==> flow/design.v <==
module TCAM_TOP (
        input                   CLK
       ,input                   RESET
       ,input                   SEARCH
       ,input                   SETTING
       ,input   [DATA_BITS-1:0] KEY
       ,input   [IDWID-1:0]     SETTING_ID
       ,input   [MASKWID-1:0]   SETTING_MASKID
       ,input   [IDWID-1:0]     SETTING_PRIORITY
       ,output  [IDWID-1:0]     RULEID
       ,output                  SETTING_COMPLETE
       ,output                  SEARCH_COMPLETE
       ,output                  MISMATCH
       ,input                     DDR3_AVL_INIT
       ,input   [SDRAM_DATA-1:0]  DDR3_AVL_READDATA
       ,input                     DDR3_AVL_WAITREQUEST
       ,input                     DDR3_AVL_READDATAVALID
       ,output                    DDR3_AVL_READ
       ,output                    DDR3_AVL_WRITE
       ,output  [SDRAM_ADDR-1:0]  DDR3_AVL_ADDRESS
       ,output  [SDRAM_DATA-1:0]  DDR3_AVL_WRITEDATA
       ,output                    DDR3_AVL_BURSTCOUNT
       ,output                    DDR3_AVL_INITCOMPLETE
	);
    parameter   DATA_BITS = 128;  
    parameter   FRAGMENTS = 8;	 
    parameter   FRAG_BITS = 3;	 
    parameter   IDWID     = 16;   
    parameter   MASKWID   = 18;
    parameter   SDRAM_ADDR = 19;
    parameter   SDRAM_DATA = 256;
    localparam  FRAG_WID  = (DATA_BITS/FRAGMENTS);
    localparam  ADDR_WID  = FRAG_BITS+FRAG_WID;
    localparam  PRIOWID   = IDWID;
    localparam  KWID      = DATA_BITS;
    localparam  SEGWID    = 2+IDWID+MASKWID+KWID+PRIOWID;  
    wire [ DATA_BITS-1:0 ] in_key      = KEY;
    wire [     IDWID-1:0 ] in_id       = SETTING_ID;
    wire [   MASKWID-1:0 ] in_maskid   = SETTING_MASKID;
    wire [   PRIOWID-1:0 ] in_priority = SETTING_PRIORITY;
    wire                 w_read;
    wire                 w_write;
    wire  [ADDR_WID-1:0] w_address;
    wire  [  SEGWID-1:0] w_readdata;
    wire  [  SEGWID-1:0] w_writedata;
    wire                 w_waitrequest;
    wire                 w_readdatavalid;
    TCAM_CONTROLLER
    #( 
        .DATA_BITS            ( DATA_BITS ), 
        .FRAGMENTS            ( FRAGMENTS ), 
        .FRAG_BITS            ( FRAG_BITS ), 
        .IDWID                ( IDWID     ),
        .MASKWID              ( MASKWID   )
    )    
    TCAM_TOP_INST    
    (
        .CLK                  ( CLK              ),
        .RESET                ( RESET            ),
        .SEARCH               ( SEARCH           ),   
        .SETTING              ( SETTING          ),   
        .KEY                  ( in_key           ),   
        .SETTING_ID           ( in_id            ),   
        .SETTING_MASKID       ( in_maskid        ),   
        .SETTING_PRIORITY     ( in_priority      ),   
        .RULEID               ( RULEID           ),   
        .SETTING_COMPLETE     ( SETTING_COMPLETE ),   
        .SEARCH_COMPLETE      ( SEARCH_COMPLETE  ),   
        .MISMATCH             ( MISMATCH         ),   
        .SDRAM_READ           ( w_read           ),
        .SDRAM_WRITE          ( w_write          ),
        .SDRAM_ADDRESS        ( w_address        ),
        .SDRAM_READDATA       ( w_readdata       ),
        .SDRAM_WRITEDATA      ( w_writedata      ),
        .SDRAM_WAITREQUEST    ( w_waitrequest    ),
        .SDRAM_READDATAVALID  ( w_readdatavalid  )
    );
    SDRAM_CONTROLLER  
    #(
        .ADDR_WID                   ( SDRAM_ADDR ),
        .DATA_WID                   ( SDRAM_DATA )
    )	
    SDRAM_CONTROLLER_INST 
    (
        .CLK                        ( CLK                    ),
        .RESET                      ( RESET                  ),
        .AVM_M0_WAITREQUEST         ( DDR3_AVL_WAITREQUEST   ),
        .AVM_M0_READDATA            ( DDR3_AVL_READDATA      ),
        .AVM_M0_READDATAVALID       ( DDR3_AVL_READDATAVALID ),
        .AVM_M0_READ                ( DDR3_AVL_READ          ),
        .AVM_M0_WRITE               ( DDR3_AVL_WRITE         ),
        .AVM_M0_WRITEDATA           ( DDR3_AVL_WRITEDATA     ),
        .AVM_M0_ADDRESS             ( DDR3_AVL_ADDRESS       ),	
        .AVM_M0_BURSTCOUNT          ( DDR3_AVL_BURSTCOUNT    ),
        .AVM_S0_INIT                ( DDR3_AVL_INIT          ),   
        .AVM_S0_READ                ( w_read                 ),   
        .AVM_S0_WRITE               ( w_write                ),   
        .AVM_S0_ADDRESS             ( w_address              ),   
        .AVM_S0_WRITEDATA           ( w_writedata            ),   
        .AVM_S0_READDATA            ( w_readdata             ),   
        .AVM_S0_WAITREQUEST         ( w_waitrequest          ),   
        .AVM_S0_READDATAVALID       ( w_readdatavalid        ),   
        .AVM_S0_INITCOMPLETE        ( DDR3_AVL_INITCOMPLETE  )    
    );
endmodule
module TCAM_CONTROLLER  (
        input                       CLK
       ,input                       RESET
       ,input                       SEARCH
       ,input                       SETTING
       ,input     [    KWID-1:0 ]   KEY
       ,input     [   IDWID-1:0 ]   SETTING_ID
       ,input     [ MASKWID-1:0 ]   SETTING_MASKID
       ,input     [ PRIOWID-1:0 ]   SETTING_PRIORITY
       ,output    [   IDWID-1:0 ]   RULEID
       ,output                      SETTING_COMPLETE
       ,output                      SEARCH_COMPLETE
       ,output                      MISMATCH
       ,input     [   SEGWID-1:0 ]  SDRAM_READDATA
       ,input                       SDRAM_WAITREQUEST
       ,input                       SDRAM_READDATAVALID
       ,output                      SDRAM_READ
       ,output                      SDRAM_WRITE
       ,output    [ ADDR_WID-1:0 ]  SDRAM_ADDRESS
       ,output    [   SEGWID-1:0 ]  SDRAM_WRITEDATA
	);
    parameter   DATA_BITS = 10;  
    parameter   FRAGMENTS = 5;	 
    parameter   FRAG_BITS = 3;	 
    parameter   IDWID     = 2;   
    parameter   MASKWID   = 5;
    localparam  FRAG_WID  = (DATA_BITS/FRAGMENTS);
    localparam  ADDR_WID  = FRAG_BITS+FRAG_WID;
    localparam  PRIOWID   = IDWID;
    localparam  KWID      = DATA_BITS;
    localparam  SEGWID    = 2+IDWID+MASKWID+KWID+PRIOWID;  
    reg                  search_en_sync1;
    reg                  setting_en_sync1;
    reg  [   KWID-1:0]	 key_sync1;
    reg  [  IDWID-1:0]	 setting_id_sync1;
    reg  [MASKWID-1:0]   setting_maskid_sync1;
    reg  [PRIOWID-1:0]   setting_priority_sync1;
    always @(posedge CLK or posedge RESET)
    begin 
        if (RESET) begin 
            key_sync1              <= 0;
            search_en_sync1        <= 0;
            setting_en_sync1       <= 0;
            setting_id_sync1       <= 0;
            setting_maskid_sync1   <= 0;
            setting_priority_sync1 <= 0;
        end 
        else begin
            key_sync1		       <= KEY;
            search_en_sync1        <= SEARCH;
            setting_en_sync1       <= SETTING;
            setting_id_sync1       <= SETTING_ID;
            setting_maskid_sync1   <= SETTING_MASKID;
            setting_priority_sync1 <= SETTING_PRIORITY;
        end
    end
    wire                    w_cntl_searchcomplete;	
    wire                    w_cntl_searchdatavalid;
    wire    [SEGWID-1:0] 	w_confirm_segment;
    wire                    w_compare_complete;
    segment_engine  
    #( 
        .DATA_BITS                  ( DATA_BITS ), 
        .FRAGMENTS                  ( FRAGMENTS ), 
        .FRAG_BITS                  ( FRAG_BITS ), 
        .IDWID                      ( IDWID     ),
        .MASKWID                    ( MASKWID   )
    ) 
    SEGMENTATION_INST   
    (
        .clk                        ( CLK                    ),
        .reset                      ( RESET                  ), 
        .i_search                   ( search_en_sync1        ),
        .i_setting                  ( setting_en_sync1       ),
        .i_key                      ( key_sync1              ),
        .i_setting_id               ( setting_id_sync1       ),
        .i_setting_maskid           ( setting_maskid_sync1   ),
        .i_setting_priority         ( setting_priority_sync1 ),
        .o_search_complete          ( w_cntl_searchcomplete  ),
        .o_setting_complete			( SETTING_COMPLETE       ),
        .o_cntl_m0_searchdatavalid  ( w_cntl_searchdatavalid ),
        .i_sdram_readdata           ( SDRAM_READDATA         ),
        .i_sdram_waitrequest        ( SDRAM_WAITREQUEST      ),
        .i_sdram_readdatavalid		( SDRAM_READDATAVALID    ),
        .o_sdram_read               ( SDRAM_READ             ),
        .o_sdram_write              ( SDRAM_WRITE            ),
        .o_sdram_address            ( SDRAM_ADDRESS          ),
        .o_sdram_writedata          ( SDRAM_WRITEDATA        )
    );
    wire [  IDWID-1:0] w_mask_confirm_id;
    wire [MASKWID-1:0] w_mask_confirm_maskid;
    wire [PRIOWID-1:0] w_mask_confirm_priority;
    wire [   KWID-1:0] w_mask_confirm_key;
    wire               w_mask_confirm_id_update;
    wire               w_mask_complete;
    mask_engine 
    #( 
        .DATA_BITS                  ( DATA_BITS ), 
        .FRAGMENTS                  ( FRAGMENTS ), 
        .FRAG_BITS                  ( FRAG_BITS ), 
        .IDWID                      ( IDWID     ),
        .MASKWID                    ( MASKWID   )
    )
    MASK_ENGINE_INST   
    (
        .clk                        ( CLK                      ),
        .reset                      ( RESET                    ),
        .i_sdram_readdata           ( SDRAM_READDATA           ),
        .o_id                       ( w_mask_confirm_id        ),
        .o_maskid                   ( w_mask_confirm_maskid    ),
        .o_confirm_key              ( w_mask_confirm_key       ),
        .o_priority                 ( w_mask_confirm_priority  ),
        .i_cntl_s0_searchdatavalid  ( w_cntl_searchdatavalid   ),
        .i_segment_complete         ( w_cntl_searchcomplete    ),
        .o_id_update                ( w_mask_confirm_id_update ),
        .o_mask_complete            ( w_mask_complete          )
    );
    wire [KWID-1:0] w_pp_key6;
    ffxkclkx #(6,KWID) pp_search_key (CLK,RESET,key_sync1,w_pp_key6);
    wire [  IDWID-1:0]  w_confirm_prio_ruleid;
    wire [PRIOWID-1:0]  w_confirm_prio_priority;
    wire                w_confirm_complete;
    wire                w_confirm_prio_valid;
    confirm_engine 
    #( 
        .DATA_BITS                  ( DATA_BITS ), 
        .FRAGMENTS                  ( FRAGMENTS ), 
        .FRAG_BITS                  ( FRAG_BITS ), 
        .IDWID                      ( IDWID     ),
        .MASKWID                    ( MASKWID   )
    )
    CONFIRM_ENGINE_INST   
    (
        .clk                        ( CLK                      ),
        .reset                      ( RESET                    ),
        .i_key                      ( w_pp_key6                ),
        .i_id                       ( w_mask_confirm_id        ),
        .i_maskid                   ( w_mask_confirm_maskid    ),
        .i_priority                 ( w_mask_confirm_priority  ),
        .i_confirm_key              ( w_mask_confirm_key       ),
        .o_confirm_ruleid           ( w_confirm_prio_ruleid    ),
        .o_confirm_priority         ( w_confirm_prio_priority  ),
        .i_id_update                ( w_mask_confirm_id_update ),     
        .i_mask_complete            ( w_mask_complete          ),
        .o_confirm_complete         ( w_confirm_complete       ), 
        .o_confirm_valid            ( w_confirm_prio_valid     )
    );
    priority_engine 
    #( 
        .DATA_BITS                  ( DATA_BITS ), 
        .FRAGMENTS                  ( FRAGMENTS ), 
        .FRAG_BITS                  ( FRAG_BITS ), 
        .IDWID                      ( IDWID     ),
        .MASKWID                    ( MASKWID   )
    )
    PRIORITY_ENGINE_INST    
    (   
        .clk                        ( CLK                     ),
        .reset                      ( RESET                   ),
        .i_confirm_ruleid           ( w_confirm_prio_ruleid   ),
        .i_confirm_priority         ( w_confirm_prio_priority ),
        .o_final_id                 ( RULEID                  ), 
        .o_mismatch                 ( MISMATCH                ),
        .i_confirm_valid            ( w_confirm_prio_valid    ),
        .i_confirm_complete         ( w_confirm_complete      ),
        .o_priority_complete        ( SEARCH_COMPLETE         )
    );
endmodule
module SDRAM_CONTROLLER (
        input 		                CLK
       ,input 		                RESET
       ,input                       AVM_M0_WAITREQUEST
       ,input       [DATA_WID-1:0]	AVM_M0_READDATA
       ,input                       AVM_M0_READDATAVALID
       ,output                      AVM_M0_READ
       ,output                      AVM_M0_WRITE
       ,output reg  [DATA_WID-1:0]	AVM_M0_WRITEDATA
       ,output reg  [ADDR_WID-1:0]	AVM_M0_ADDRESS
       ,output      [        10:0]  AVM_M0_BURSTCOUNT
       ,input                       AVM_S0_INIT
       ,input                       AVM_S0_READ
       ,input                       AVM_S0_WRITE
       ,input       [ADDR_WID-1:0]  AVM_S0_ADDRESS
       ,input       [DATA_WID-1:0]  AVM_S0_WRITEDATA
       ,output reg  [DATA_WID-1:0]  AVM_S0_READDATA
       ,output                      AVM_S0_INITCOMPLETE
       ,output                      AVM_S0_WAITREQUEST
       ,output                      AVM_S0_READDATAVALID
	);
    parameter ADDR_WID = 27;
    parameter DATA_WID = 32;
    localparam IDLE  = 2'd0;
    localparam INIT  = 2'd1;
    localparam READ  = 2'd2;
    localparam WRITE = 2'd3;
    reg [ADDR_WID-1:0] 	avs_address_sync1;
    reg [DATA_WID-1:0] 	avs_writedata_sync1;
    reg 				avs_init_sync1;
    reg 				avs_read_sync1;
    reg 				avs_write_sync1;
    always @(posedge CLK or posedge RESET)
    begin 
        if (RESET) begin 
            avs_init_sync1  	<= 0;
            avs_read_sync1  	<= 0;
            avs_write_sync1 	<= 0;
            avs_address_sync1 	<= 0;
            avs_writedata_sync1 <= 0;
        end 
        else begin 
            avs_init_sync1  	<= AVM_S0_INIT;
            avs_read_sync1  	<= AVM_S0_READ;
            avs_write_sync1 	<= AVM_S0_WRITE;
            avs_address_sync1 	<= AVM_S0_ADDRESS;
            avs_writedata_sync1 <= AVM_S0_WRITEDATA;
        end
    end
    wire [ADDR_WID-1:0] max_address;
    assign max_address = {ADDR_WID{1'b1}};
    wire max_avm_address;
    assign max_avm_address = (AVM_M0_ADDRESS == max_address) ? 1'b1 : 1'b0;
    reg [3:0] wr_burst_count;
    reg drv_status_waitrequest;
    reg drv_status_init_complete;
    reg drv_status_readdatavalid;
    reg [1:0] current_state;
    always @(posedge CLK or posedge RESET) 	 
    begin 
        if (RESET) begin
            current_state <= IDLE;
            drv_status_init_complete <= 0;
        end
        else begin
            case (current_state)
                IDLE : begin
                    drv_status_waitrequest   <= 1'b0;
                    drv_status_readdatavalid <= 1'b1;
                    if (avs_init_sync1 == 1) begin
                        AVM_M0_ADDRESS   <= 0;
                        AVM_M0_WRITEDATA <= 0;
                        wr_burst_count 	 <= 0;
                        current_state 	 <= INIT;	 
                        drv_status_init_complete <= 0;
                    end
                    else if (avs_read_sync1 == 1) begin 
                        AVM_M0_ADDRESS <= avs_address_sync1;
                        drv_status_readdatavalid <= 1'b0;
                        current_state  <= READ;	 
                    end 
                    else if (avs_write_sync1 == 1) begin
                        AVM_M0_ADDRESS   <= avs_address_sync1;
                        AVM_M0_WRITEDATA <= avs_writedata_sync1;
                        current_state    <= WRITE;  
                    end
                    else begin
                        AVM_M0_ADDRESS   <= AVM_M0_ADDRESS;
                        AVM_M0_WRITEDATA <= AVM_M0_WRITEDATA;
                        current_state <= IDLE; 	 
                    end
                end
                INIT : begin
                    drv_status_waitrequest <= 1'b1;
                    if (!AVM_M0_WAITREQUEST & !max_avm_address) begin 
                        if (wr_burst_count == 0) begin 
                            AVM_M0_ADDRESS <= AVM_M0_ADDRESS + 1;
                            wr_burst_count <= 0;
                        end
                        else begin 
                            wr_burst_count <= wr_burst_count + 1;
                        end
                    end
                    else if (!AVM_M0_WAITREQUEST & max_avm_address) begin 
                        if (wr_burst_count == 0) begin 
                            drv_status_init_complete <= 1;
                            current_state <= IDLE;	 
                        end
                        else begin 
                            wr_burst_count <= wr_burst_count + 1;
                        end
                    end
                    else begin 
                        wr_burst_count <= wr_burst_count + 1;
                    end 
                end
                READ : begin
                    drv_status_waitrequest <= 1'b1;
                    if (!AVM_M0_WAITREQUEST & !AVM_M0_READDATAVALID) begin
                        current_state <= READ;	 
                    end
                    else if (!AVM_M0_WAITREQUEST & AVM_M0_READDATAVALID) begin
                        drv_status_readdatavalid <= 1'b1;
                        current_state <= IDLE; 
                    end
                    else begin
                        current_state <= READ;  
                    end
                end
                WRITE : begin
                    drv_status_waitrequest <= 1'b1;
                    if (!AVM_M0_WAITREQUEST)	current_state <= IDLE;
                    else 						current_state <= WRITE;  
                end 
                default : begin 
                    current_state <= current_state;
                end 
            endcase
        end
    end 
    assign AVM_M0_BURSTCOUNT = 1;
    assign AVM_M0_WRITE = ((current_state==WRITE || current_state==INIT) && RESET==0) ? 1'b1 : 1'b0;
    assign AVM_M0_READ  = (current_state==READ && RESET==0) ? 1'b1 : 1'b0;
    assign AVM_S0_WAITREQUEST   = drv_status_waitrequest;
    assign AVM_S0_INITCOMPLETE  = drv_status_init_complete;
    assign AVM_S0_READDATAVALID = drv_status_readdatavalid;
    always @(posedge CLK or posedge RESET) 
    begin 
        if 		(RESET)					AVM_S0_READDATA <= 0;
        else if (AVM_M0_READDATAVALID)	AVM_S0_READDATA <= AVM_M0_READDATA;
        else 							AVM_S0_READDATA <= AVM_S0_READDATA;
    end 
endmodule
module segment_engine (
        input 					clk
       ,input 					reset
       ,input                   i_search
       ,input                   i_setting
       ,input   [   KWID-1:0]   i_key
       ,input   [MASKWID-1:0]   i_setting_maskid
       ,input   [PRIOWID-1:0]   i_setting_priority
       ,input   [  IDWID-1:0]   i_setting_id
       ,output                  o_search_complete
       ,output                  o_setting_complete
       ,output                  o_cntl_m0_searchdatavalid
       ,input   [ SEGWID-1:0]   i_sdram_readdata
       ,input                   i_sdram_waitrequest
       ,input                   i_sdram_readdatavalid
       ,output                  o_sdram_read
       ,output                  o_sdram_write
       ,output  [ADDR_WID-1:0]  o_sdram_address
       ,output  [  SEGWID-1:0]  o_sdram_writedata
	);
    parameter   DATA_BITS = 10;  
    parameter   FRAGMENTS = 5;	 
    parameter   FRAG_BITS = 3;	 
    parameter   IDWID     = 2;   
    parameter   MASKWID   = 5;
    localparam  FRAG_WID  = (DATA_BITS/FRAGMENTS);
    localparam  ADDR_WID  = FRAG_BITS+FRAG_WID;
    localparam  PRIOWID   = IDWID;
    localparam  KWID      = DATA_BITS;
    localparam  SEGWID    = 2+IDWID+MASKWID+KWID+PRIOWID;  
	reg 				search_en_sync1;
	reg 				setting_en_sync1;
	reg   [   KWID-1:0]	key_sync1;
	reg   [  IDWID-1:0]	setting_id_sync1;
	reg	  [MASKWID-1:0]	setting_maskid_sync1;
    reg   [PRIOWID-1:0] setting_priority_sync1;
	always @(posedge clk or posedge reset)
	begin 
		if (reset) begin 
			key_sync1 		  	   <= 0;
			search_en_sync1   	   <= 0;
			setting_en_sync1  	   <= 0;
			setting_id_sync1  	   <= 0;
			setting_maskid_sync1   <= 0;
            setting_priority_sync1 <= 0;
		end 
		else begin
			key_sync1		       <= i_key;
			search_en_sync1        <= i_search;
			setting_en_sync1       <= i_setting;
			setting_id_sync1       <= i_setting_id;
			setting_maskid_sync1   <= i_setting_maskid;
            setting_priority_sync1 <= i_setting_priority;
		end
	end 
    wire					w_cntl_load;
    wire 					w_cntl_modify;
    wire					w_cntl_shift;
    wire 					w_cntl_search;
    wire 					w_cntl_modify_done;
    wire   [ADDR_WID-1:0]	w_fragment_key;
    fragmentation  
    #( 
        .DATA_BITS                 ( DATA_BITS          ), 
        .FRAGMENTS                 ( FRAGMENTS          ), 
        .FRAG_BITS                 ( FRAG_BITS          ), 
        .IDWID                     ( IDWID              ),
        .MASKWID                   ( MASKWID            )
    )
    FRAGMENT_INST  
    (
        .clk	                   ( clk                ),
        .reset                     ( reset              ),
        .i_key                     ( key_sync1          ),
        .o_fragment_key            ( w_fragment_key     ),
        .i_load				       ( w_cntl_load        ),
        .i_shift                   ( w_cntl_shift       )
    );
    segment_controller 
    #( 
        .FRAGMENTS                 ( FRAGMENTS                 )  
    )	
    SEGMENT_CONTROLLER_INST   
    (
        .clk                       ( clk                       ),
        .reset                     ( reset                     ), 
        .i_search_enable           ( search_en_sync1           ),
        .i_setting_enable          ( setting_en_sync1          ),
        .o_sdram_read              ( o_sdram_read              ),
        .o_sdram_write             ( o_sdram_write             ),
        .i_sdram_waitrequest       ( i_sdram_waitrequest       ),
        .i_sdram_readdatavalid     ( i_sdram_readdatavalid     ),
        .o_cntl_m0_load            ( w_cntl_load               ),
        .o_cntl_m0_modify          ( w_cntl_modify             ),
        .o_cntl_m0_shift           ( w_cntl_shift              ),
        .i_cntl_m0_modify_done     ( w_cntl_modify_done        ),
        .o_cntl_m0_searchdatavalid ( o_cntl_m0_searchdatavalid ),
        .o_search_complete         ( o_search_complete         ),
        .o_setting_complete        ( o_setting_complete        )
    );
    segment_datapath  
    #( 
        .DATA_BITS                 ( DATA_BITS              ), 
        .FRAGMENTS                 ( FRAGMENTS              ), 
        .FRAG_BITS                 ( FRAG_BITS              ), 
        .IDWID                     ( IDWID                  ),
        .MASKWID                   ( MASKWID                )
    )	
    SEGMENT_DATAPATH_INST  
    (
        .clk					   ( clk                    ),
        .reset					   ( reset                  ), 
        .i_setting_id		       ( setting_id_sync1       ),
        .i_setting_key		       ( key_sync1              ),
        .i_setting_maskid		   ( setting_maskid_sync1   ),
        .i_setting_priority        ( setting_priority_sync1 ),
        .i_fragment_key            ( w_fragment_key         ),
        .i_sdram_readdata          ( i_sdram_readdata       ),		
        .o_sdram_writedata		   ( o_sdram_writedata      ),
        .o_sdram_segment_address   ( o_sdram_address        ), 
        .i_cntl_s0_modify          ( w_cntl_modify          ),
        .o_cntl_s0_modify_done     ( w_cntl_modify_done     )
    );
endmodule
module segment_controller (
        input 		 clk
       ,input 		 reset
       ,input 		 i_search_enable
       ,input		 i_setting_enable
       ,input 		 i_sdram_waitrequest
       ,input 		 i_sdram_readdatavalid
       ,output 	reg	 o_sdram_read
       ,output 	reg	 o_sdram_write
       ,input 		 i_cntl_m0_modify_done
       ,output  	 o_cntl_m0_load
       ,output 	reg  o_cntl_m0_modify
       ,output	reg  o_cntl_m0_shift
       ,output  reg  o_cntl_m0_searchdatavalid
       ,output       o_search_complete
       ,output       o_setting_complete
	);
    parameter  FRAGMENTS = 5;	 
    localparam IDLE        = 4'b0000;  
    localparam SHIFT       = 4'b0001;  
    localparam STABLE_RD_1 = 4'b0010;  
    localparam STABLE_RD_2 = 4'b0011;  
    localparam READ        = 4'b0100;  
    localparam MODIFY      = 4'b0101;  
    localparam STABLE_WR   = 4'b0110;  
    localparam WRITE       = 4'b0111;  
    localparam COUNT       = 4'b1000;  
	reg search_mode;
	reg setting_mode;
	reg [3:0] loop_count;  
	reg [3:0] current_state; 
	always @(posedge clk or posedge reset)
	begin 
		if (reset) begin
			loop_count    <= FRAGMENTS;
			search_mode   <= 0;
			setting_mode  <= 0;
			current_state <= IDLE;
			o_sdram_read     <= 0;
			o_sdram_write    <= 0;
			o_cntl_m0_shift  <= 0;
			o_cntl_m0_modify <= 0;
			o_cntl_m0_searchdatavalid <= 0;
		end
		else begin 
			case (current_state) 
				IDLE : begin
					o_sdram_read     <= 0;
					o_sdram_write    <= 0;
					o_cntl_m0_shift  <= 0;
					o_cntl_m0_modify <= 0;
					o_cntl_m0_searchdatavalid <= 0;
					search_mode <= 0;
					setting_mode <= 0;
					loop_count <= FRAGMENTS;
					if (i_setting_enable) begin
						setting_mode  <= 1'b1;   
						current_state <= SHIFT;	 
					end 
					else if (i_search_enable) begin 
						search_mode    <= 1'b1;   
						current_state  <= SHIFT;  
					end 
					else begin 
						current_state <= IDLE;	 
					end 
				end 
				SHIFT : begin 
					o_cntl_m0_shift <= 1'b1;
					current_state <= STABLE_RD_1;  
				end 
				STABLE_RD_1 : begin
					o_cntl_m0_shift <= 1'b0;
					current_state <= STABLE_RD_2;
				end
				STABLE_RD_2 : begin
					current_state <= READ;
				end
				READ : begin
					o_sdram_read    <= 1'b1;  
					if (i_sdram_waitrequest & !i_sdram_readdatavalid) begin 
						o_sdram_read    <= 1'b0;  
						current_state <= READ;  
					end
					else if (i_sdram_waitrequest & i_sdram_readdatavalid & setting_mode) begin
						o_sdram_read    <= 1'b0;  
						current_state <= MODIFY;  
					end
					else if (i_sdram_waitrequest & i_sdram_readdatavalid & search_mode) begin
						o_sdram_read    <= 1'b0;  
						o_cntl_m0_searchdatavalid <= 1'b1;  
						current_state <= COUNT;  
					end 
					else begin 
						current_state <= READ;  
					end 
				end 
				MODIFY : begin
					o_cntl_m0_modify <= 1'b1;  
					if (i_cntl_m0_modify_done == 1) begin 
						o_cntl_m0_modify <= 1'b0;
						current_state  <= STABLE_WR;  
					end 
					else begin
						current_state <= MODIFY;  
					end 
				end 
				STABLE_WR : begin
					o_cntl_m0_modify <= 1'b0;
					current_state <= WRITE;
				end 
				WRITE : begin
					o_sdram_write    <= 1'b1;
					if 	  (i_sdram_waitrequest) 	current_state <= COUNT;	 
					else 						current_state <= WRITE;
				end 
				COUNT : begin
					o_sdram_read  <= 1'b0;
					o_sdram_write <= 1'b0;
					o_cntl_m0_searchdatavalid <= 1'b0;
					if (loop_count > 1) begin 
						loop_count <= loop_count - 1;
						current_state <= SHIFT;  
					end 
					else begin 
						current_state <= IDLE;  
					end 
				end
				default : begin
					current_state <= current_state;
				end	 
			endcase 
		end 
	end
	assign o_cntl_m0_load 	  = (current_state==IDLE & reset==0) ? 1'b1 : 1'b0;
	assign o_search_complete  = (search_mode==0 	 & reset==0) ? 1'b1 : 1'b0;
	assign o_setting_complete = (setting_mode==0 	 & reset==0) ? 1'b1 : 1'b0;
endmodule 
module segment_datapath (
        input                   clk
       ,input                   reset
       ,input   [  IDWID-1:0]   i_setting_id
       ,input   [   KWID-1:0]   i_setting_key
       ,input   [MASKWID-1:0]   i_setting_maskid
       ,input   [PRIOWID-1:0]   i_setting_priority
       ,input   [ SEGWID-1:0]   i_sdram_readdata    
       ,output  [ SEGWID-1:0]   o_sdram_writedata   
       ,input   [ADDR_WID-1:0]	i_fragment_key
       ,output  [ADDR_WID-1:0]	o_sdram_segment_address  
       ,input                   i_cntl_s0_modify
       ,output                  o_cntl_s0_modify_done
    );
    parameter	DATA_BITS = 10;  
    parameter 	FRAGMENTS = 5;	 
    parameter 	FRAG_BITS = 3;	 
    parameter	IDWID     = 2;   
    parameter   MASKWID   = 5;
    localparam 	FRAG_WID  = (DATA_BITS/FRAGMENTS);
    localparam 	ADDR_WID  = FRAG_BITS+FRAG_WID;
    localparam  PRIOWID   = IDWID;
    localparam 	KWID	  = DATA_BITS;
    localparam 	SEGWID	  = 2+IDWID+MASKWID+KWID+PRIOWID;  
    reg [SEGWID-1:0] sdram_readdata;
    always @(posedge clk or posedge reset)
    begin 
        if (reset) begin 
            sdram_readdata <= 0;
        end
        else begin 
            sdram_readdata <= i_sdram_readdata;
        end 
    end 
    addresspath_orientator 
    #( 
        .DATA_BITS                ( DATA_BITS          ), 
        .FRAGMENTS                ( FRAGMENTS          ), 
        .FRAG_BITS                ( FRAG_BITS          )
    )  
    ADDRESS_ORIENTATOR_INST   
    (
        .clk                      (clk),
        .reset                    (reset), 
        .i_fragment_key           (i_fragment_key),
        .o_sdram_segment_address  (o_sdram_segment_address)  
    );
    status_generator 
    #( 
        .DATA_BITS             ( DATA_BITS            ), 
        .FRAGMENTS             ( FRAGMENTS            ), 
        .FRAG_BITS             ( FRAG_BITS            ), 
        .IDWID                 ( IDWID                ),
        .MASKWID               ( MASKWID              )
    )
    STATUS_GENERATOR_INST   
    (
        .clk                   ( clk                   ),
        .reset                 ( reset                 ), 
        .i_modify              ( i_cntl_s0_modify      ),
        .i_setting_id          ( i_setting_id          ),
        .i_setting_key         ( i_setting_key         ),
        .i_setting_maskid      ( i_setting_maskid      ),  
        .i_setting_priority    ( i_setting_priority    ),
        .i_sdram_readdata      ( sdram_readdata        ),
        .o_sdram_writedata     ( o_sdram_writedata     ),  
        .o_modify_complete     ( o_cntl_s0_modify_done )
    );
endmodule
module addresspath_orientator (
        input						clk,
        input 						reset, 
        input		[ADDR_WID-1:0]	i_fragment_key,
        output 	reg [ADDR_WID-1:0]	o_sdram_segment_address  
	);
    parameter	DATA_BITS = 10;  
    parameter 	FRAGMENTS = 5;	 
    parameter 	FRAG_BITS = 3;	 
    localparam 	FRAG_WID  = (DATA_BITS/FRAGMENTS);
    localparam 	ADDR_WID  = FRAG_BITS+FRAG_WID;
	always @(posedge clk or posedge reset)
	begin 
		if   (reset)	o_sdram_segment_address <= 0;
		else 			o_sdram_segment_address <= i_fragment_key;
	end
endmodule
module status_generator (
        input			            clk
       ,input 			            reset 
       ,input 						i_modify
       ,input       [    KWID-1:0 ] i_setting_key
       ,input  		[   IDWID-1:0 ]	i_setting_id
       ,input 		[ MASKWID-1:0 ]	i_setting_maskid
       ,input       [ PRIOWID-1:0 ] i_setting_priority
       ,input		[  SEGWID-1:0 ]	i_sdram_readdata
       ,output 	reg	[  SEGWID-1:0 ]	o_sdram_writedata
       ,output 	 					o_modify_complete
	);
    parameter   DATA_BITS = 10;  
    parameter   FRAGMENTS = 5;	 
    parameter   FRAG_BITS = 3;	 
    parameter   IDWID     = 2;   
    parameter   MASKWID   = 5;
    localparam  FRAG_WID  = (DATA_BITS/FRAGMENTS);
    localparam  ADDR_WID  = FRAG_BITS+FRAG_WID;
    localparam  PRIOWID   = IDWID;
    localparam  KWID      = DATA_BITS;
    localparam  SEGWID    = 2+IDWID+MASKWID+KWID+PRIOWID;  
    localparam IDLE     = 0;
    localparam MODIFY   = 1;
    localparam COMPLETE = 2;
    wire cell_empty;
    assign cell_empty = ~i_sdram_readdata[SEGWID-2];
    reg [		1:0] current_state;
    reg [SEGWID-1:0] writedata_mod;
    reg				 reg_modify_complete;
    always @(posedge clk or posedge reset) 
    begin 
        if (reset) begin
            writedata_mod <= 0;
            current_state <= IDLE;
            reg_modify_complete	<= 0;
        end
        else begin 
            case (current_state)
                IDLE : begin
                    reg_modify_complete <= 1'b0;
                    if   (i_modify)	current_state <= MODIFY;  
                    else            current_state <= IDLE;  
                end 
                MODIFY : begin
                    reg_modify_complete <= 1'b0;
                    if (cell_empty) begin 
                        writedata_mod <= {2'b01, i_setting_id, i_setting_maskid, i_setting_key, i_setting_priority};
                        reg_modify_complete <= 1'b1;
                        current_state <= COMPLETE;	 
                    end
                    else begin 
                        writedata_mod <= {2'b11, i_sdram_readdata[SEGWID-3:0]};
                        reg_modify_complete <= 1'b1;
                        current_state <= COMPLETE;	 
                    end 
                end 
                COMPLETE : begin 
                    reg_modify_complete <= 1'b1;
                    current_state <= IDLE;  
                end 
                default : begin 
                    writedata_mod <= writedata_mod;
                end 
            endcase 
        end 
    end
    always @(posedge clk or posedge reset)
    begin 
        if (reset) begin 
            o_sdram_writedata <= 0;
        end 
        else if (reg_modify_complete) begin 
            o_sdram_writedata <= writedata_mod;
        end
        else begin 
            o_sdram_writedata <= o_sdram_writedata;
        end 
    end 
    assign o_modify_complete = reg_modify_complete;
endmodule
module fragmentation (
        input                       clk
       ,input                       reset
       ,input       [    KWID-1:0]  i_key
       ,output reg  [ADDR_WID-1:0]  o_fragment_key
       ,input                       i_load
       ,input                       i_shift
	);
    parameter   DATA_BITS = 10;  
    parameter   FRAGMENTS = 5;	 
    parameter   FRAG_BITS = 3;	 
    parameter   IDWID     = 2;   
    parameter   MASKWID   = 5;
    localparam  FRAG_WID  = (DATA_BITS/FRAGMENTS);
    localparam  ADDR_WID  = FRAG_BITS+FRAG_WID;
    localparam  PRIOWID   = IDWID;
    localparam  KWID      = DATA_BITS;
    localparam  SEGWID    = 2+IDWID+MASKWID+KWID+PRIOWID;  
    wire [FRAG_WID-1:0] zeros;
    assign zeros = {FRAG_WID{1'b0}};
    reg [     KWID-1:0] shift_register;
    reg [FRAG_BITS-1:0] prefix_address;
    always @(posedge clk or posedge reset)
    begin 
        if (reset) begin
            o_fragment_key <= 0;		
            shift_register <= 0;
            prefix_address <= 0;
        end 
        else if (i_load) begin 
            shift_register <= i_key;
            prefix_address <= 0;
        end
        else if (i_shift) begin
            prefix_address <= prefix_address + 1;
            o_fragment_key <= {prefix_address, shift_register[FRAG_WID-1:0]};
            shift_register <= {zeros, shift_register[KWID-1:FRAG_WID]};
        end 
        else begin
            prefix_address <= prefix_address;
            shift_register <= shift_register; 
        end
    end 
endmodule
module mask_engine (
        input                         clk
       ,input                         reset
       ,input       [  SEGWID-1:0 ]   i_sdram_readdata    
       ,output      [   IDWID-1:0 ]   o_id
       ,output      [ MASKWID-1:0 ]   o_maskid
       ,output      [    KWID-1:0 ]   o_confirm_key
       ,output      [ PRIOWID-1:0 ]   o_priority
       ,input                         i_cntl_s0_searchdatavalid
       ,input                         i_segment_complete
       ,output                        o_id_update
       ,output                        o_mask_complete
    );
    parameter	DATA_BITS = 10;  
    parameter 	FRAGMENTS = 5;	 
    parameter 	FRAG_BITS = 3;	 
    parameter	IDWID     = 2;   
    parameter   MASKWID   = 5;
    localparam  PRIOWID   = IDWID;
    localparam 	KWID	  = DATA_BITS;
    localparam 	SEGWID	  = 2+IDWID+MASKWID+KWID+PRIOWID;  
    reg               r_id_valid;
    reg [  IDWID-1:0] r_id;
    reg [MASKWID-1:0] r_maskid;
    reg [   KWID-1:0] r_confirm_key;
    reg [PRIOWID-1:0] r_priority;
    always @(posedge clk or posedge reset)
    begin 
        if (reset) begin 
            r_id_valid    <= 'h0;
            r_id          <= 'h0;
            r_maskid      <= 'h0;
            r_priority    <= 'h0;
            r_confirm_key <= 'h0;
        end
        else if (i_cntl_s0_searchdatavalid) begin
            r_id_valid    <= (~i_sdram_readdata[SEGWID-1] & i_sdram_readdata[SEGWID-2]);  
            r_id          <= i_sdram_readdata[       SEGWID-3:KWID+MASKWID+PRIOWID ];
            r_maskid      <= i_sdram_readdata[ KWID+MASKWID+PRIOWID-1:KWID+PRIOWID ];
            r_confirm_key <= i_sdram_readdata[ KWID+PRIOWID-1:PRIOWID ];
            r_priority    <= i_sdram_readdata[      PRIOWID-1:0            ];
        end 
    end
    reg r_searchdatavalid_sync1;
    always @(posedge clk or posedge reset)
    begin 
        if (reset)  r_searchdatavalid_sync1 <= 0;
        else        r_searchdatavalid_sync1 <= i_cntl_s0_searchdatavalid;
    end 
    wire p_searchdatavalid; 
    assign p_searchdatavalid = (i_cntl_s0_searchdatavalid & ~r_searchdatavalid_sync1);
    reg r_segment_complete_sync1;
    always @(posedge clk or posedge reset)
    begin 
        if   (reset) r_segment_complete_sync1 <= 0;
        else         r_segment_complete_sync1 <= i_segment_complete;
    end 
    wire p_segment_complete;
    assign p_segment_complete = (i_segment_complete & ~r_segment_complete_sync1);
    wire p_segment_processing;
    assign p_segment_processing = (~i_segment_complete & r_segment_complete_sync1);
    reg [        1:0] ro_id_valid;
    reg [  IDWID-1:0] ro_id;
    reg [MASKWID-1:0] ro_maskid;
    reg [   KWID-1:0] ro_confirm_key;
    reg [PRIOWID-1:0] ro_priority;
    always @(posedge clk or posedge reset)
    begin 
        if (reset) begin 
            ro_id          <= 'h0;
            ro_maskid      <= 'h0;
            ro_priority    <= 'h0;
            ro_confirm_key <= 'h0;
        end
        else if (p_segment_complete) begin 
            ro_id          <= 'h0;
            ro_maskid      <= 'h0;
            ro_priority    <= 'h0;
            ro_confirm_key <= 'h0;
        end
        else if (r_id_valid) begin 
            ro_id          <= r_id;
            ro_maskid      <= r_maskid;
            ro_priority    <= r_priority;
            ro_confirm_key <= r_confirm_key;
        end  
        else begin 
            ro_id          <= ro_id;
            ro_maskid      <= ro_maskid;
            ro_priority    <= ro_priority;
            ro_confirm_key <= ro_confirm_key;
        end 
    end
    assign o_id          = ro_id;            
    assign o_maskid      = ro_maskid;     
    assign o_priority    = ro_priority;   
    assign o_confirm_key = ro_confirm_key;
    wire w_new_id;
    assign w_new_id = ~p_segment_complete & p_searchdatavalid & r_id_valid;
    reg ro_id_update;
    always @(posedge clk or posedge reset)
    begin 
        if      ( reset        )  ro_id_update <= 1'b0;
        else if ( w_new_id     )  ro_id_update <= 1'b1;
        else if ( ro_id_update )  ro_id_update <= 1'b0;
        else                      ro_id_update <= ro_id_update;
    end 
    assign o_id_update = ro_id_update;
    reg ro_mask_complete;
    always @(posedge clk or posedge reset)
    begin 
        if      ( reset                )  ro_mask_complete <= 1'b0;
        else if ( p_segment_complete   )  ro_mask_complete <= 1'b1;
        else if ( p_segment_processing )  ro_mask_complete <= 1'b0;
        else                              ro_mask_complete <= ro_mask_complete;
    end
    assign o_mask_complete = ro_mask_complete;
endmodule
module confirm_engine (
        input                       clk
       ,input                       reset
       ,input   [     KWID-1:0 ]    i_key
       ,input   [    IDWID-1:0 ]    i_id
       ,input   [  MASKWID-1:0 ]    i_maskid
       ,input   [  PRIOWID-1:0 ]    i_priority
       ,input   [     KWID-1:0 ]    i_confirm_key
       ,output  [    IDWID-1:0 ] 	o_confirm_ruleid
       ,output  [  PRIOWID-1:0 ]    o_confirm_priority
       ,input                       i_id_update       
       ,input                       i_mask_complete
       ,output                      o_confirm_complete
       ,output                      o_confirm_valid
	);
    parameter   DATA_BITS = 10;  
    parameter   FRAGMENTS = 5;	 
    parameter   FRAG_BITS = 3;	 
    parameter   IDWID     = 2;   
    parameter   MASKWID   = 5;
    localparam  FRAG_WID  = (DATA_BITS/FRAGMENTS);
    localparam  PRIOWID   = IDWID;
    localparam  KWID      = DATA_BITS;
    localparam  SEGWID    = 2+IDWID+MASKWID+KWID+PRIOWID;  
    localparam  CNFM_WID  = (DATA_BITS/MASKWID);
    reg r_mask_complete_sync1;
    always @(posedge clk or posedge reset)
    begin 
        if   (reset) r_mask_complete_sync1 <= 0;
        else         r_mask_complete_sync1 <= i_mask_complete;
    end 
    wire p_mask_complete;
    assign p_mask_complete = (i_mask_complete & ~r_mask_complete_sync1);
    wire p_mask_processing;
    assign p_mask_processing = (~i_mask_complete & r_mask_complete_sync1);
    reg [   KWID-1:0] r_key;
    reg [  IDWID-1:0] r_id;
    reg [MASKWID-1:0] r_maskid;
    reg [   KWID-1:0] r_confirm_key;
    reg [PRIOWID-1:0] r_priority; 
    always @(posedge clk or posedge reset)
    begin 
        if (reset) begin 
            r_key         <= 'h0;
            r_id          <= 'h0;
            r_maskid      <= 'h0;
            r_priority    <= 'h0;
            r_confirm_key <= 'h0;
        end 
        else if (p_mask_complete) begin 
            r_key         <= i_key;
            r_id          <= 'h0;
            r_maskid      <= 'h0;
            r_priority    <= 'h0;
            r_confirm_key <= 'h0;
        end 
        else if (i_id_update) begin 
            r_key         <= i_key;
            r_id          <= i_id;
            r_maskid      <= i_maskid;
            r_priority    <= i_priority;
            r_confirm_key <= i_confirm_key;
        end 
        else begin 
            r_key         <= r_key;
            r_id          <= r_id;
            r_maskid      <= r_maskid;
            r_priority    <= r_priority;
            r_confirm_key <= r_confirm_key;
        end 
    end 
    reg [MASKWID-1:0] r_id_match_vector;
    generate 
        genvar mask_idx;
    for (mask_idx = 0; mask_idx < MASKWID; mask_idx=mask_idx+1)
        begin: mask_bit
            always @(posedge clk or posedge reset)
            begin 
                if (reset) begin
                    r_id_match_vector[mask_idx] <= 0;
                end 
                else begin 
                    r_id_match_vector[mask_idx] <= (r_maskid[mask_idx]) ? 1'b1 : (r_confirm_key[(CNFM_WID+(CNFM_WID*mask_idx)-1):(CNFM_WID*mask_idx)] == r_key[(CNFM_WID+(CNFM_WID*mask_idx)-1):(CNFM_WID*mask_idx)]);
                end
            end
        end
    endgenerate
    wire w_id_match;
    assign w_id_match = &r_id_match_vector;
    reg [  IDWID-1:0] ro_confirm_ruleid;
    reg [PRIOWID-1:0] ro_confirm_priority;
    reg               ro_confirm_valid;
    always @(posedge clk or posedge reset)
    begin 
        if      ( reset      )  ro_confirm_ruleid <= 'h0;
        else if ( w_id_match )  ro_confirm_ruleid <= r_id;   
        else                    ro_confirm_ruleid <= ro_confirm_ruleid;
    end
    always @(posedge clk or posedge reset)
    begin 
        if      ( reset      )  ro_confirm_priority <= 'h0;
        else if ( w_id_match )  ro_confirm_priority <= r_priority; 
        else                    ro_confirm_priority <= ro_confirm_priority;
    end 
    always @(posedge clk or posedge reset) 
    begin 
        if      ( reset            )  ro_confirm_valid <= 1'b0;
        else if ( w_id_match       )  ro_confirm_valid <= 1'b1;
        else if ( ro_confirm_valid )  ro_confirm_valid <= 1'b0;
        else                          ro_confirm_valid <= ro_confirm_valid;
    end 
    assign o_confirm_ruleid   = ro_confirm_ruleid;
    assign o_confirm_priority = ro_confirm_priority;
    assign o_confirm_valid    = ro_confirm_valid;
    reg ro_confirm_complete; 
    always @(posedge clk or posedge reset)
    begin 
        if      ( reset             ) ro_confirm_complete <= 1'b0;
        else if ( p_mask_complete   ) ro_confirm_complete <= 1'b1;
        else if ( p_mask_processing ) ro_confirm_complete <= 1'b0;
        else                          ro_confirm_complete <= ro_confirm_complete;
    end 
    assign o_confirm_complete = ro_confirm_complete;
endmodule
module priority_engine (
        input                   clk
       ,input                   reset
       ,input  [   IDWID-1:0 ]  i_confirm_ruleid
       ,input  [ PRIOWID-1:0 ]  i_confirm_priority
       ,output [   IDWID-1:0 ]  o_final_id
       ,output                  o_mismatch
       ,input                   i_confirm_valid
       ,input                   i_confirm_complete
       ,output                  o_priority_complete
    );
    parameter	DATA_BITS = 10;  
    parameter 	FRAGMENTS = 5;	 
    parameter 	FRAG_BITS = 3;	 
    parameter	IDWID     = 2;   
    parameter   MASKWID   = 5;
    localparam  PRIOWID   = IDWID;
    localparam  KWID      = DATA_BITS;
    localparam  SEGWID    = 2+IDWID+MASKWID+KWID+PRIOWID;  
    reg r_confirm_complete_sync1;
    always @(posedge clk or posedge reset)
    begin 
        if   (reset) r_confirm_complete_sync1 <= 0;
        else         r_confirm_complete_sync1 <= i_confirm_complete;
    end 
    wire p_confirm_complete;
    assign p_confirm_complete = (i_confirm_complete & ~r_confirm_complete_sync1);
    wire p_confirm_processing; 
    assign p_confirm_processing = (~i_confirm_complete & r_confirm_complete_sync1);
    reg [  IDWID-1:0] r_confirm_ruleid;
    reg [PRIOWID-1:0] r_confirm_priority;
    always @(posedge clk or posedge reset)
    begin 
        if (reset) begin 
            r_confirm_ruleid   <= 'h0;
            r_confirm_priority <= 'h0;
        end 
        else if (i_confirm_complete) begin 
            r_confirm_ruleid   <= 'h0;
            r_confirm_priority <= 'h0;
        end
        else if (i_confirm_valid) begin 
            r_confirm_ruleid   <= i_confirm_ruleid;
            r_confirm_priority <= i_confirm_priority;
        end  
        else begin 
            r_confirm_ruleid   <= r_confirm_ruleid;  
            r_confirm_priority <= r_confirm_priority;
        end 
    end 
    wire w_id_select; 
    assign w_id_select = (r_confirm_priority > r_stored_priority) ? 1'b1 : 1'b0;
    reg [  IDWID-1:0] r_stored_id; 
    reg [PRIOWID-1:0] r_stored_priority;
    always @(posedge clk or posedge reset)
    begin 
        if (reset) begin 
            r_stored_id       <= 'h0;
            r_stored_priority <= 'h0;
        end 
        else if (p_confirm_complete) begin 
            r_stored_id       <= 'h0;
            r_stored_priority <= 'h0;
        end
        else if (w_id_select) begin 
            r_stored_id       <= r_confirm_ruleid;
            r_stored_priority <= r_confirm_priority;
        end
        else begin 
            r_stored_id       <= r_stored_id;
            r_stored_priority <= r_stored_priority;      
        end 
    end 
    wire w_id_match;
    assign w_id_match = ( i_confirm_valid & ~i_confirm_complete );
    reg ro_mismatch;
    always @(posedge clk or posedge reset)
    begin 
        if      ( reset              ) ro_mismatch <= 1'b1;  
        else if ( p_confirm_complete ) ro_mismatch <= 1'b1;
        else if ( w_id_match         ) ro_mismatch <= 1'b0;
        else                           ro_mismatch <= ro_mismatch;
    end
    assign o_mismatch = ro_mismatch;
    reg ro_priority_complete;
    always @(posedge clk or posedge reset)
    begin 
        if      ( reset                )  ro_priority_complete <= 1'b0;
        else if ( p_confirm_complete   )  ro_priority_complete <= 1'b1;
        else if ( p_confirm_processing )  ro_priority_complete <= 1'b0;
        else                              ro_priority_complete <= 1'b0;
    end
    assign o_priority_complete = ro_priority_complete;
    reg [IDWID-1:0] ro_final_id;
    always @(posedge clk or posedge reset)
    begin 
        if   ( reset )  ro_final_id <= 'h0;
        else            ro_final_id <= r_stored_id;    
    end 
    assign o_final_id = ro_final_id;
endmodule
module ffxkclk
    (
     clk,
     rst,
     idat,
     odat
     );
parameter           K = 3;     
input               clk,
                    rst;
input               idat;
output              odat;
wire                odat;
reg [K-1:0]         shift_dat;
wire [K:0]          shift_in;
assign              shift_in = {shift_dat,idat};
always @ (posedge clk)
    begin
    shift_dat <= shift_in[K-1:0];
    end
assign odat = shift_dat[K-1];
endmodule 
module ffxkclkx
    (
     clk,
     rst,
     idat,
     odat
     );
parameter           K = 3;   
parameter           W = 10;  
input               clk;
input               rst;
input [W-1:0]       idat;
output [W-1:0]      odat;
wire [W-1:0]        odat;
generate
    genvar bit_idx;
for (bit_idx=0;bit_idx<W;bit_idx=bit_idx+1'b1)
    begin: i_bit
    ffxkclk #(K)    flxodat (clk,rst,idat[bit_idx],odat[bit_idx]);
    end
endgenerate
endmodule 
Tool chain data of TCAM_TOP:

Module TCAM_TOP before and after one edit of its RTL, step after step.
"before" refers to lines of the RTL above, "after" to lines of the edited file.
"change" is "after" less "before", of the values as shown.
Operators: Yosys type, input widths -> output width; for muxes data width and select width s.
Cell names lack the library's common part.
A cell with -- has no value.

* top module: TCAM_TOP
* clock: CLK
* library: sky130hd
* corner: tt_025C_1v80

Diff:

Unified diff, file above to edited file.
This change comes from a script, not from a designer. The edited design behaves differently; no optimisation was intended.

```diff
@@ -503,4 +503,7 @@
         .i_shift                   ( w_cntl_shift       )
     );
+    wire o_setting_complete_m, o_setting_complete_s;
+    wire o_sdram_read_m, o_sdram_read_s;
+    wire o_cntl_m0_searchdatavalid_m, o_cntl_m0_searchdatavalid_s;
     segment_controller 
     #( 
@@ -513,5 +516,5 @@
         .i_search_enable           ( search_en_sync1           ),
         .i_setting_enable          ( setting_en_sync1          ),
-        .o_sdram_read              ( o_sdram_read              ),
+        .o_sdram_read              ( o_sdram_read_m              ),
         .o_sdram_write             ( o_sdram_write             ),
         .i_sdram_waitrequest       ( i_sdram_waitrequest       ),
@@ -521,8 +524,18 @@
         .o_cntl_m0_shift           ( w_cntl_shift              ),
         .i_cntl_m0_modify_done     ( w_cntl_modify_done        ),
-        .o_cntl_m0_searchdatavalid ( o_cntl_m0_searchdatavalid ),
+        .o_cntl_m0_searchdatavalid ( o_cntl_m0_searchdatavalid_m ),
         .o_search_complete         ( o_search_complete         ),
-        .o_setting_complete        ( o_setting_complete        )
-    );
+        .o_setting_complete        ( o_setting_complete_m        )
+    );
+    segment_controller #( .FRAGMENTS                 ( FRAGMENTS                 ) ) SEGMENT_CONTROLLER_INST_twin (
+        .clk(clk), .reset(reset), .i_search_enable(search_en_sync1),
+        .i_setting_enable(setting_en_sync1), .o_sdram_read(o_sdram_read_s),
+        .i_sdram_waitrequest(~i_sdram_waitrequest), .i_sdram_readdatavalid(i_sdram_readdatavalid),
+        .i_cntl_m0_modify_done(w_cntl_modify_done),
+        .o_cntl_m0_searchdatavalid(o_cntl_m0_searchdatavalid_s),
+        .o_setting_complete(o_setting_complete_s));
+    assign o_setting_complete = o_setting_complete_m ^ o_setting_complete_s;
+    assign o_sdram_read = o_sdram_read_m ^ o_sdram_read_s;
+    assign o_cntl_m0_searchdatavalid = o_cntl_m0_searchdatavalid_m ^ o_cntl_m0_searchdatavalid_s;
     segment_datapath  
     #( 
```

Word level:

Source: Yosys, flattened and elaborated, memories not mapped. Widths are those after wreduce. Registers that Yosys merges into a memory's read port (data or address) are not register bits. Print and check cells do not count.

Bit counts
* flip-flop bits (word level): before 3303, after 3315, change +12
* input bits: before 441, after 441, change 0
* output and inout port bits: before 298, after 298, change 0
* word-level cells: before 479, after 533, change +54

Operators by class
* add/sub/neg operators: before 4, after 5, change +1
* $lt $le $gt $ge: before 2, after 3, change +1
* equal/unequal tests: before 46, after 58, change +12
* multiplexer cells: before 129, after 146, change +17
* bitwise operators: before 34, after 44, change +10
* reductions and logical operators: before 46, after 53, change +7

Operators with widths
* $mux 1: before 55, after 63, change +8
* $and 1x1->1: before 21, after 26, change +5
* $mux 4: before 11, after 16, change +5
* $eq 4x3->1 const B: before 4, after 8, change +4
* $xor 1x1->1: before 0, after 3, change +3
* $reduce_bool 2->1: before 17, after 19, change +2
* $not 1->1: before 13, after 15, change +2
* $pmux 1 s2: before 9, after 11, change +2
* $ne 2x1->1 const B: before 8, after 10, change +2
* $ne 2x2->1 const B: before 4, after 6, change +2
* $eq 4x2->1 const B: before 2, after 4, change +2
* $reduce_and 4->1: before 5, after 6, change +1
* $reduce_or 2->1: before 4, after 5, change +1
* $logic_not 4->1: before 2, after 3, change +1
* $pmux 4 s2: before 2, after 3, change +1
* $reduce_and 2->1: before 2, after 3, change +1
* $eq 4x1->1 const B: before 1, after 2, change +1
* $eq 4x4->1 const B: before 1, after 2, change +1
* $gt 4x1->1 const B: before 1, after 2, change +1
* $pmux 4 s9: before 1, after 2, change +1
* $reduce_bool 9->1: before 1, after 2, change +1
* $sub 4x1->4 const B: before 1, after 2, change +1
* $eq 7x7->1: before 18, after 18, change 0
* $mux 16: before 16, after 16, change 0
* $mux 2: before 10, after 10, change 0
* $mux 126: before 6, after 6, change 0
* $mux 19: before 5, after 5, change 0
* $logic_not 1->1: before 4, after 4, change 0

Not every row of either side is listed.

Logic depth:

Yosys ltp: most cells in a row. Word level: on the elaborated netlist, between registers, memories and ports. Mapped: between sequential cells and ports; inverters and the memories' decode and read muxes count.

Logic depth
* word-level depth: before 8, after 8, change 0
* ABC_AREA: before 0, after 0
* gate-level depth with buffers: before 9, after 10, change +1
* gate-level depth less buffers: before 7, after 7, change 0

Netlist:

Source: synth_stat.txt of the flow (Yosys; design flattened, memories mapped). It holds for the ABC_AREA given above (unset counts as 0); a run with the other value may have another netlist.

Cells by type
* o21ai_0: before 87, after 158, change +71
* o21ai_1: before 72, after 5, change -67
* mux2_2: before 625, after 678, change +53
* mux2_1: before 59, after 10, change -49
* buf_2: before 97, after 50, change -47
* buf_1: before 9, after 51, change +42
* nand4_1: before 9, after 45, change +36
* nor2_1: before 593, after 627, change +34
* mux2i_1: before 709, after 678, change -31
* o221ai_2: before 0, after 30, change +30
* nand3_1: before 14, after 41, change +27
* clkbuf_1: before 201, after 224, change +23
* nand2_1: before 318, after 296, change -22
* dfrtp_1: before 2269, after 2284, change +15
* a21oi_1: before 191, after 197, change +6
* xnor2_1: before 67, after 70, change +3
* nand2b_1: before 21, after 24, change +3
* nor2b_1: before 185, after 187, change +2

Not every row of either side is listed.

Mapped netlist
* standard cells after synthesis: before 6811, after 6958, change +147
* mapped area (sq mm): before 0.1039622, after 0.1052297, change +0.0012675
* sequential area (sq mm): before 0.0782013, after 0.0786292, change +0.0004279
* mapped flip-flops: before 3235, after 3252, change +17
* buffer cells: before 389, after 410, change +21

By module: a second synthesis without flattening, with its own total; a netlist apart from the flattened one above.

Unflattened totals
* cell total of the unflattened synthesis: before 7126, after 7206, change +80
* area total of the unflattened synthesis (sq mm): before 0.1129784, after 0.1138655, change +0.0008871

Rows give one instance, submodules left out.

Modules, before
* SDRAM_CONTROLLER: times used 1, cells 1549, area 0.0276378 sq mm, seq. area 0.0219273 sq mm
* ffxkclk #(K=6): times used 128, cells 6, area 0.0001201 sq mm, seq. area 0.0001201 sq mm
* status_generator: times used 1, cells 1167, area 0.0150619 sq mm, seq. area 0.00911 sq mm
* confirm_engine: times used 1, cells 1097, area 0.0150432 sq mm, seq. area 0.0088835 sq mm
* mask_engine: times used 1, cells 963, area 0.0143675 sq mm, seq. area 0.0090337 sq mm
* fragmentation: times used 1, cells 609, area 0.0067027 sq mm, seq. area 0.0037536 sq mm
* TCAM_CONTROLLER: times used 1, cells 181, area 0.0045081 sq mm, seq. area 0.0045043 sq mm
* segment_datapath: times used 1, cells 181, area 0.0045081 sq mm, seq. area 0.0045043 sq mm
* segment_engine: times used 1, cells 181, area 0.0045081 sq mm, seq. area 0.0045043 sq mm
* priority_engine: times used 1, cells 333, area 0.0039263 sq mm, seq. area 0.0020782 sq mm
* segment_controller #(FRAGMENTS=8): times used 1, cells 76, area 0.0008571 sq mm, seq. area 0.000503 sq mm
* addresspath_orientator: times used 1, cells 20, area 0.0004792 sq mm, seq. area 0.0004755 sq mm
* TCAM_TOP: times used 1, cells 1, area 0.0000038 sq mm, seq. area 0 sq mm
* ffxkclkx: times used 1, cells 0, area 0 sq mm, seq. area 0 sq mm

Modules, after
* SDRAM_CONTROLLER: times used 1, cells 1549, area 0.0276378 sq mm, seq. area 0.0219273 sq mm
* ffxkclk #(K=6): times used 128, cells 6, area 0.0001201 sq mm, seq. area 0.0001201 sq mm
* status_generator: times used 1, cells 1167, area 0.0150619 sq mm, seq. area 0.00911 sq mm
* confirm_engine: times used 1, cells 1097, area 0.0150432 sq mm, seq. area 0.0088835 sq mm
* mask_engine: times used 1, cells 963, area 0.0143675 sq mm, seq. area 0.0090337 sq mm
* fragmentation: times used 1, cells 609, area 0.0067027 sq mm, seq. area 0.0037536 sq mm
* segment_engine: times used 1, cells 185, area 0.0045381 sq mm, seq. area 0.0045043 sq mm
* TCAM_CONTROLLER: times used 1, cells 181, area 0.0045081 sq mm, seq. area 0.0045043 sq mm
* segment_datapath: times used 1, cells 181, area 0.0045081 sq mm, seq. area 0.0045043 sq mm
* priority_engine: times used 1, cells 333, area 0.0039263 sq mm, seq. area 0.0020782 sq mm
* segment_controller #(FRAGMENTS=8): times used 2, cells 76, area 0.0008571 sq mm, seq. area 0.000503 sq mm
* addresspath_orientator: times used 1, cells 20, area 0.0004792 sq mm, seq. area 0.0004755 sq mm
* TCAM_TOP: times used 1, cells 1, area 0.0000038 sq mm, seq. area 0 sq mm
* ffxkclkx: times used 1, cells 0, area 0 sq mm, seq. area 0 sq mm

Worst setup path after synthesis:

Path of least setup slack by OpenSTA after synthesis, without wires, with an ideal clock, recovery checks aside; 20% of the period is set as input and as output delay. Where synthesis merged equal registers, the netlist keeps one of their names.

Path post-synthesis
* kind: before input to register, after input to register
* from: before in RESET, after in RESET
* to: before reg SDRAM_CONTROLLER_INST.drv_status_waitrequest, after reg SDRAM_CONTROLLER_INST.drv_status_waitrequest
* clock period (ps): before 10000, after 10000, change 0
* external input delay (ps): before 2000, after 2000, change 0
* setup time (ps): before 2746, after 2742, change -4
* launch time at the first pin (ps): before 2000, after 2000, change 0
* data arrival time (ps): before 48927, after 48909, change -18
* data required time (ps): before 7254, after 7258, change +4
* setup slack (ps): before -41673, after -41651, change +22
* delay of the path (ps): before 49673, after 49651, change -22
* driving pins on the path: before 2, after 2, change 0
* buffers on the path: before 1, after 1, change 0
* synthesis period reached (ps): before 51673, after 51651, change -22

"delay of the path" = arrival - input delay + setup time.
"driving pins on the path": output pins that drive a net of the path, with the launching flip-flop's if there is one; two outputs of one cell count as two.
"synthesis period reached" = period - worst setup slack (recovery checks aside). The figure is calculated, with input and output delays left at 20% of the set period.
A register here has more assigning lines than the two given.

On the way, post-synthesis, before:
* path through: buf_2 -> inv_1
* cells in the longest elaborated chain: 0
* elaborated cells between the ends (all ways): 0
* source lines of those cells: 0

Ends and longest elaborated chain, post-synthesis, before
* from (decl): line 3 `,input                   RESET`
* to (assign): line 341 `drv_status_waitrequest   <= 1'b0;`
* to (assign): line 367 `drv_status_waitrequest <= 1'b1;`
* to (decl): line 328 `reg drv_status_waitrequest;`

On the way, post-synthesis, after:
* path through: clkbuf_1 -> inv_1
* cells in the longest elaborated chain: 0
* elaborated cells between the ends (all ways): 0
* source lines of those cells: 0

Ends and longest elaborated chain, post-synthesis, after
* from (decl): line 3 `,input                   RESET`
* to (assign): line 341 `drv_status_waitrequest   <= 1'b0;`
* to (assign): line 367 `drv_status_waitrequest <= 1'b1;`
* to (decl): line 328 `reg drv_status_waitrequest;`

Worst path after layout:

Path of least setup slack in the final report of each run of pair 1 (OpenROAD, finished layout, wires in). Where an end is a register, its clock arrival counts in the times.
The path's times are printed in steps of 10 ps; the period is the one set.

Path after layout
* kind: before input to output, after input to output
* from: before in RESET, after in RESET
* to: before out DDR3_AVL_READ, after out DDR3_AVL_READ
* clock period (ps): before 10000, after 10000, change 0
* external input delay (ps): before 2000, after 2000, change 0
* external output delay (ps): before 2000, after 2000, change 0
* launch time at the first pin (ps): before 2000, after 2000, change 0
* data arrival time (ps): before 3590, after 3600, change +10
* data required time (ps): before 8000, after 8000, change 0
* setup slack (ps): before 4410, after 4400, change -10
* driving pins on the path: before 3, after 3, change 0
* buffers on the path: before 2, after 2, change 0

Between the ends stands the longest chain of elaborated cells between them, by number of cells; it is not shown to be the way that was timed. Of several equally long chains one is given.
Each line given opens the expression or statement behind the cell; cells for indexed reads and writes are added by Yosys, which also makes memories of some case tables.

On the way, after layout, before:
* path through: clkdlybuf4s50_1 -> nor2b_1 -> clkdlybuf4s50_1
* cells in the longest elaborated chain: 3
* elaborated cells between the ends (all ways): 3
* classes of those cells: mux (1); logic (1); reduce/logical (1)

Ends and longest elaborated chain, after layout, before
* from (decl): line 3 `,input                   RESET`
* $not 1->1: line 416 `assign AVM_M0_READ  = (current_state==READ && RESET==0) ? 1'b1 : 1'b0;`
* $logic_and 1x1->1: line 416
* $mux 1: line 416
* to (decl): line 18 `,output                    DDR3_AVL_READ`

On the way, after layout, after:
* path through: clkdlybuf4s50_1 -> nor2b_1 -> clkdlybuf4s50_1
* cells in the longest elaborated chain: 3
* elaborated cells between the ends (all ways): 3
* classes of those cells: mux (1); logic (1); reduce/logical (1)

Ends and longest elaborated chain, after layout, after
* from (decl): line 3 `,input                   RESET`
* $not 1->1: line 416 `assign AVM_M0_READ  = (current_state==READ && RESET==0) ? 1'b1 : 1'b0;`
* $logic_and 1x1->1: line 416
* $mux 1: line 416
* to (decl): line 18 `,output                    DDR3_AVL_READ`

Measured runs:

Both versions went through the flow (Yosys, OpenROAD) with the same settings in each pair. Constraints: input delay and output delay 20% of the set period each, output load 0.01 pF.

Flow settings, pair 1:
* CORE_UTILIZATION: 40
* period_ns: 10.0
* CAP_MARGIN: 20
* CORE_MARGIN: 2
* SLEW_MARGIN: 20

Measured results, pair 1
* synthesis area (sq mm): before 0.1039622, after 0.1052297, change +0.0012675
* die footprint (sq mm): before 0.264001, after 0.267191, change +0.003190
* area of the standard cells in the finished layout (sq mm): before 0.124393, after 0.125957, change +0.001564
* utilization after layout (%): before 48.0, after 48.1, change +0.1
* worst slack on setup checks (ps): before 4406, after 4395, change -11
* setup total negative slack (ps): before 0, after 0, change 0
* worst hold slack (ps): before 271, after 257, change -14
* total power after layout (W): before 0.027648, after 0.027867, change +0.000219
* period reached (ps): before 5594, after 5605, change +11

Flow settings, pair 2:
* CORE_UTILIZATION: 51
* GPL_ROUTABILITY_DRIVEN: 1
* MAX_ROUTING_LAYER: met4
* PLACE_DENSITY_LB_ADDON: 0.05
* SETUP_SLACK_MARGIN: 1.08
* period_ns: 3.75
* CAP_MARGIN: 20
* CORE_MARGIN: 2
* SLEW_MARGIN: 20

Measured results, pair 2
* synthesis area (sq mm): before 0.1039622, after 0.1052297, change +0.0012675
* die footprint (sq mm): before 0.207476, after 0.209984, change +0.002508
* area of the standard cells in the finished layout (sq mm): before 0.124698, after 0.125726, change +0.001028
* utilization after layout (%): before 61.6, after 61.4, change -0.2
* worst slack on setup checks (ps): before 1141, after 1119, change -22
* setup total negative slack (ps): before 0, after 0, change 0
* worst hold slack (ps): before 262, after 247, change -15
* total power after layout (W): before 0.072876, after 0.074046, change +0.001170
* period reached (ps): before 2609, after 2631, change +22

By "period reached" is meant the clock period of the run minus its worst setup slack. This is arithmetic on one report: input and output delays are still those of the set period (20% each).
"total power after layout": no workload was simulated; the value follows from the tool's default switching activity.
